==> flow/design.v <==
module PE(
    input           clk,
    input           rst_n,
    input           done,
    input [7:0]     west_in,
    input [7:0]     north_in,
    output reg [7:0]    east_out,
    output reg [7:0]    south_out,
    output reg [31:0]   result
);
reg [31:0] mult_res;
always @(negedge clk or negedge rst_n) begin
    if(!rst_n) begin
        east_out <= 8'b0;
        south_out <= 8'b0;
        result <= 32'b0;
        mult_res <= 32'b0;
    end
    else if(done) begin
        mult_res <= 32'b0;
        result <= 32'b0;
    end
    else begin
        mult_res <= west_in * north_in;
        result <= result + mult_res;
        east_out <= west_in;
        south_out <= north_in;
    end
end
endmodule
module TPU(
    clk,
    rst_n,
    in_valid,
    K,
    M,
    N,
    busy,
    A_wr_en,
    A_index,
    A_data_in,
    A_data_out,
    B_wr_en,
    B_index,
    B_data_in,
    B_data_out,
    C_wr_en,
    C_index,
    C_data_in,
    C_data_out
);
input               clk;
input               rst_n;
input               in_valid;
input [7:0]         K;
input [7:0]         M;
input [7:0]         N;
output reg          busy;
output reg          A_wr_en;
output reg [15:0]   A_index;
output reg [31:0]   A_data_in;
input      [31:0]   A_data_out;
output reg          B_wr_en;
output reg [15:0]   B_index;
output reg [31:0]   B_data_in;
input      [31:0]   B_data_out;
output reg          C_wr_en;
output reg [15:0]   C_index;
output reg [127:0]  C_data_in;
input      [127:0]  C_data_out;
integer i, j;
reg     done;
wire [7:0]      east_out[3:0][3:0];
wire [7:0]      south_out[3:0][3:0];
wire [127:0]    result[3:0];
reg [7:0]   A_data_reg [3:0][3:0];
reg [7:0]   B_data_reg [3:0][3:0];
reg [15:0]  counter;
reg [7:0]   K_reg, M_per_compute, M_reg, N_per_compute, N_reg;
reg [7:0]   M_div, M_mod, N_div, N_mod;
reg [7:0]   row_grp, col_grp;
PE P00(clk, rst_n, done, A_data_reg[0][0], B_data_reg[0][0], east_out[0][0], south_out[0][0], result[0][127:96]);
PE P01(clk, rst_n, done, east_out[0][0], B_data_reg[1][0], east_out[0][1], south_out[0][1], result[0][95:64]);
PE P02(clk, rst_n, done, east_out[0][1], B_data_reg[2][0], east_out[0][2], south_out[0][2], result[0][63:32]);
PE P03(clk, rst_n, done, east_out[0][2], B_data_reg[3][0], east_out[0][3], south_out[0][3], result[0][31:0]);
PE P10(clk, rst_n, done, A_data_reg[1][0], south_out[0][0], east_out[1][0], south_out[1][0], result[1][127:96]);
PE P11(clk, rst_n, done, east_out[1][0], south_out[0][1], east_out[1][1], south_out[1][1], result[1][95:64]);
PE P12(clk, rst_n, done, east_out[1][1], south_out[0][2], east_out[1][2], south_out[1][2], result[1][63:32]);
PE P13(clk, rst_n, done, east_out[1][2], south_out[0][3], east_out[1][3], south_out[1][3], result[1][31:0]);
PE P20(clk, rst_n, done, A_data_reg[2][0], south_out[1][0], east_out[2][0], south_out[2][0], result[2][127:96]);
PE P21(clk, rst_n, done, east_out[2][0], south_out[1][1], east_out[2][1], south_out[2][1], result[2][95:64]);
PE P22(clk, rst_n, done, east_out[2][1], south_out[1][2], east_out[2][2], south_out[2][2], result[2][63:32]);
PE P23(clk, rst_n, done, east_out[2][2], south_out[1][3], east_out[2][3], south_out[2][3], result[2][31:0]);
PE P30(clk, rst_n, done, A_data_reg[3][0], south_out[2][0], east_out[3][0], south_out[3][0], result[3][127:96]);
PE P31(clk, rst_n, done, east_out[3][0], south_out[2][1], east_out[3][1], south_out[3][1], result[3][95:64]);
PE P32(clk, rst_n, done, east_out[3][1], south_out[2][2], east_out[3][2], south_out[3][2], result[3][63:32]);
PE P33(clk, rst_n, done, east_out[3][2], south_out[2][3], east_out[3][3], south_out[3][3], result[3][31:0]);
always @ (posedge clk or negedge rst_n) begin
    if(!rst_n) begin
        busy <= 1'b0;
        done <= 1'b0;
        A_wr_en <= 1'b0;
        A_index <= 16'b0;
        A_data_in <= 32'b0;
        B_wr_en <= 1'b0;
        B_index <= 16'b0;
        B_data_in <= 32'b0;
        C_wr_en <= 1'b0;
        C_index <= 16'b0;
        C_data_in <= 128'b0;
        counter <= 16'b0;
        K_reg <= 8'b0;
        M_reg <= 8'b0;
        N_reg <= 8'b0;
        for(i=0; i<4; i=i+1) begin
            for(j=0; j<4; j=j+1) begin
                A_data_reg[i][j] <= 8'b0;
                B_data_reg[i][j] <= 8'b0;
            end
        end
    end
    else if(in_valid) begin
        busy <= 1'b1;
        done <= 1'b0;
        M_reg <= M;
        K_reg <= K;
        N_reg <= N;
        M_mod = M % 4;
        N_mod = N % 4;
        M_div = (M_mod == 0 ? M/4 : M/4 + 1);
        N_div = (N_mod == 0 ? N/4 : N/4 + 1);
        col_grp <= 8'b0;
        row_grp <= 8'b0;
    end
    else if(busy) begin
        done = 1'b0;
        N_per_compute = (col_grp+1 == N_div && N_mod != 0 ? N_mod : 4);
        M_per_compute = (row_grp+1 == M_div && M_mod != 0 ? M_mod : 4);
        for(i=0; i<4; i=i+1) begin
            A_data_reg[i][0] = A_data_reg[i][1];
            A_data_reg[i][1] = A_data_reg[i][2];
            A_data_reg[i][2] = A_data_reg[i][3];
            A_data_reg[i][3] = 8'b0;
            B_data_reg[i][0] = B_data_reg[i][1];
            B_data_reg[i][1] = B_data_reg[i][2];
            B_data_reg[i][2] = B_data_reg[i][3];
            B_data_reg[i][3] = 8'b0;
        end
        if(counter < K_reg) begin
            A_data_reg[0][0] = A_data_out[31: 24];
            A_data_reg[1][1] = A_data_out[23: 16];
            A_data_reg[2][2] = A_data_out[15: 8];
            A_data_reg[3][3] = A_data_out[7: 0];
            B_data_reg[0][0] = B_data_out[31: 24];
            B_data_reg[1][1] = B_data_out[23: 16];
            B_data_reg[2][2] = B_data_out[15: 8];
            B_data_reg[3][3] = B_data_out[7: 0];
        end
        if(counter < K_reg) begin
            A_index = A_index + 1;
            B_index = B_index + 1;
        end
        else begin
            A_index = (row_grp+1 == M_div ? 16'b0 : K_reg * (row_grp + 1));
            B_index = (row_grp+1 == M_div ? K_reg * (col_grp + 1) : K_reg * col_grp);
        end
        if(counter >= K_reg + N_per_compute) begin
            C_wr_en = 1'b1;
            C_index = col_grp * M_reg + row_grp * 4 + counter - K_reg - N_per_compute;
            C_data_in = result[counter - K_reg - N_per_compute];
        end
        else begin
            C_wr_en = 1'b0;
            C_index = 16'b0;
        end
        counter <= counter + 1;
        if(counter == K_reg + M_per_compute + N_per_compute) begin
            if(row_grp+1 == M_div && col_grp+1 == N_div) begin
                busy <= 1'b0;
                A_index = 16'b0;
                B_index = 16'b0;
            end
            else if(row_grp+1 < M_div) begin
                row_grp = row_grp + 1;
            end
            else if(row_grp+1 == M_div) begin
                col_grp = col_grp + 1;
                row_grp = 0;
            end
            done = 1'b1;
            counter <= 8'b0;
        end
    end
end
endmodule
* From RTL to reports: TPU
What the tools print for TPU, step after step. Line numbers count from 1 in the design file above. Library cell names are shortened. The mark - stands for no value.
Inputs: design top TPU, clock clk, standard-cell library sky130hd, timing corner tt_025C_1v80

* Elaborated design
Yosys after proc, flatten, opt, wreduce and memory -nomap, before mapping. Print and check cells are not counted. Equal cells are merged and count once.
Storage and ports: ROM bits 0, word width x clocked read ports 0, latch bits 0, output and inout port bits 244, memories 0, bits in writable memories 0, bits of input ports 219, register bits 1621, cells after elaboration 248
Operators by class: multiply operators 20, eq/ne operators 8, bitwise gates (word level) 1, div/mod/pow operators 0, add/subtract/negate cells 32, order comparisons 3, shifts and indexed selects 0, mux-type cells 73, reduce/logical cells 17
Operators with widths (count):
- multiplier 8 x 8 -> 16 bit | 18
- 2-to-1 mux 32 bit | 32
- adder 32 bit | 16
- case mux 128 bit (select 4 bit) | 1
- multiplier 8 x 9 -> 16 bit | 2
- 2-to-1 mux 16 bit | 10
- 2-to-1 mux 8 bit | 18
- adder 16 x 1 -> 16 bit with constant B | 3
- adder 8 x 1 -> 9 bit with constant B | 2
- adder 8 x 3 -> 9 bit | 2
- equality test 9 x 7 -> 1 bit | 2
- adder 16 x 10 -> 16 bit | 1
- equality test 16 x 10 -> 1 bit | 1
- adder 16 bit | 1
- subtractor 16 x 3 -> 16 bit | 1
- subtractor 16 x 8 -> 16 bit | 1
- less-than comparator 16 x 8 -> 1 bit | 1
- >= comparator 16 x 9 -> 1 bit | 1
- zero test 8 bit | 2
- nonzero test 8 bit | 2
- adder 6 x 1 -> 7 bit with constant B | 2
- 2-to-1 mux 6 bit | 2
- adder 9 x 3 -> 10 bit | 1
- less-than comparator 9 x 7 -> 1 bit | 1
- 2-to-1 mux 1 bit | 8
- nonzero test 2 bit | 3
- AND reduction 6 bit | 1
- 2-to-1 mux 3 bit | 2
Not listed: further kinds 11, cells in them 17.

* Longest topological paths
Longest topological path by Yosys (ltp), each cell counted once; first at word level (registers and memories cut), then after technology mapping (sequential cells cut; the memories' decode and read muxes count).
Logic depth: depth in word-level cells 10, ABC_AREA 1, gate-level depth with buffers 37

* Mapped cells and area
Yosys stat after the flow's synthesis: flattened, memories mapped to cells. It holds for the ABC_AREA given above (unset counts as 0); a run with the other value may have another netlist. Totals and module areas in this step are rounded.
Cells by type:
- dfrtn_1 | count 960, area in all 2.4E+04 um^2
- fa_1 | count 787, area in all 1.58E+04 um^2
- nand2_1 | count 3535, area in all 1.33E+04 um^2
- ha_1 | count 1025, area in all 12824.8 um^2
- inv_1 | count 2710, area in all 1.02E+04 um^2
- dfrtp_1 | count 371, area in all 9.28E+03 um^2
- o21ai_0 | count 1031, area in all 5.16E+03 um^2
- a21oi_1 | count 948, area in all 4744.55 um^2
- nor2_1 | count 901, area in all 3.38E+03 um^2
- nand3_1 | count 506, area in all 2.53E+03 um^2
- clkbuf_1 | count 530, area in all 1.99E+03 um^2
- xor2_1 | count 157, area in all 1.38E+03 um^2
- edfxtp_1 | count 34, area in all 1.02E+03 um^2
- nor3_1 | count 176, area in all 880.845 um^2
- nand4_1 | count 126, area in all 788.256 um^2
- buf_4 | count 83, area in all 623.098 um^2
- o22ai_1 | count 91, area in all 569.296 um^2
- xnor2_1 | count 58, area in all 507.987 um^2
Not listed: further types 43, cells in them 398.
Mapped netlist: sequential area 34300 um^2, chip area (Yosys) 112000 um^2, standard cells after synthesis 14427, buffers 676, flip-flops 1365

Stored flow runs of TPU (3 of them; Yosys, OpenROAD, sky130hd). They differ in their settings and are not a sequence. Constraints: input delay and output delay 20% of the set period each, output load 0.01 pF.
Measured values are rounded.

[flow run 1] flow files
==> flow/run.sh <==
#!/bin/bash
# the make line also repeats the synthesis and layout settings of config.mk as NAME=value (left out here)
make -C /OpenROAD-flow-scripts/flow DESIGN_CONFIG=/design/flow/config.mk WORK_HOME=/design/flow/orfs CLKGATE_MAP_FILE= finish
==> flow/config.mk <==
export PLATFORM = sky130hd
export DESIGN_NAME = TPU
export DESIGN_NICKNAME = TPU
export VERILOG_FILES = /design/flow/design.v
export SDC_FILE = /design/flow/constraint.sdc
export NUM_CORES = 4
export LEC_CHECK = 0
export ABC_AREA = 1
export CAP_MARGIN = 20
export CELL_PAD_IN_SITES_GLOBAL_PLACEMENT = 3
export CORE_MARGIN = 2
export CORE_UTILIZATION = 72
export CTS_CLUSTER_DIAMETER = 232
export GPL_ROUTABILITY_DRIVEN = 0
export MAX_ROUTING_LAYER = met5
export PLACE_DENSITY_LB_ADDON = 0.1
export SLEW_MARGIN = 20
==> flow/constraint.sdc <==
create_clock -name core_clock -period 8.2 [get_ports {clk}]
set_input_delay 1.6400 -clock core_clock [delete_from_list [all_inputs] [get_ports {clk}]]
set_output_delay 1.6400 -clock core_clock [all_outputs]
set_load 0.01 [all_outputs]

[flow run 1] result: unfinished; error FLW-0024 in placement

[flow run 2] flow files
==> flow/run.sh <==
#!/bin/bash
# the make line also repeats the synthesis and layout settings of config.mk as NAME=value (left out here)
make -C /OpenROAD-flow-scripts/flow DESIGN_CONFIG=/design/flow/config.mk WORK_HOME=/design/flow/orfs CLKGATE_MAP_FILE= finish
==> flow/config.mk <==
export PLATFORM = sky130hd
export DESIGN_NAME = TPU
export DESIGN_NICKNAME = TPU
export VERILOG_FILES = /design/flow/design.v
export SDC_FILE = /design/flow/constraint.sdc
export NUM_CORES = 4
export LEC_CHECK = 0
export CAP_MARGIN = 35
export CORE_MARGIN = 2
export CORE_UTILIZATION = 44
export HOLD_SLACK_MARGIN = 0.13
export SLEW_MARGIN = 35
==> flow/constraint.sdc <==
create_clock -name core_clock -period 10.0 [get_ports {clk}]
set_input_delay 2.0000 -clock core_clock [delete_from_list [all_inputs] [get_ports {clk}]]
set_output_delay 2.0000 -clock core_clock [all_outputs]
set_load 0.01 [all_outputs]

[flow run 2] result: worst hold slack in the final report 0.463 ns; area of the synthesized netlist 109000 um^2; standard-cell area after layout 121000 um^2; worst setup slack after layout 0.172 ns; die outline area 252000 um^2; final design utilization 0.492

[flow run 3] flow files
==> flow/run.sh <==
#!/bin/bash
# the make line also repeats the synthesis and layout settings of config.mk as NAME=value (left out here)
make -C /OpenROAD-flow-scripts/flow DESIGN_CONFIG=/design/flow/config.mk WORK_HOME=/design/flow/orfs CLKGATE_MAP_FILE= finish
==> flow/config.mk <==
export PLATFORM = sky130hd
export DESIGN_NAME = TPU
export DESIGN_NICKNAME = TPU
export VERILOG_FILES = /design/flow/design.v
export SDC_FILE = /design/flow/constraint.sdc
export NUM_CORES = 4
export LEC_CHECK = 0
export CAP_MARGIN = 35
export CELL_PAD_IN_SITES_DETAIL_PLACEMENT = 1
export CORE_ASPECT_RATIO = 0.6
export CORE_MARGIN = 2
export CORE_UTILIZATION = 44
export CTS_CLUSTER_DIAMETER = 368
export HOLD_SLACK_MARGIN = 0.0
export SLEW_MARGIN = 35
==> flow/constraint.sdc <==
create_clock -name core_clock -period 10.0 [get_ports {clk}]
set_input_delay 2.0000 -clock core_clock [delete_from_list [all_inputs] [get_ports {clk}]]
set_output_delay 2.0000 -clock core_clock [all_outputs]
set_load 0.01 [all_outputs]

[flow run 3] result: standard-cell area after layout 121000 um^2; area of the synthesized netlist 109000 um^2; die outline area 252000 um^2; final design utilization 0.49; worst setup slack after layout 0.166 ns; worst hold slack in the final report 0.457 ns
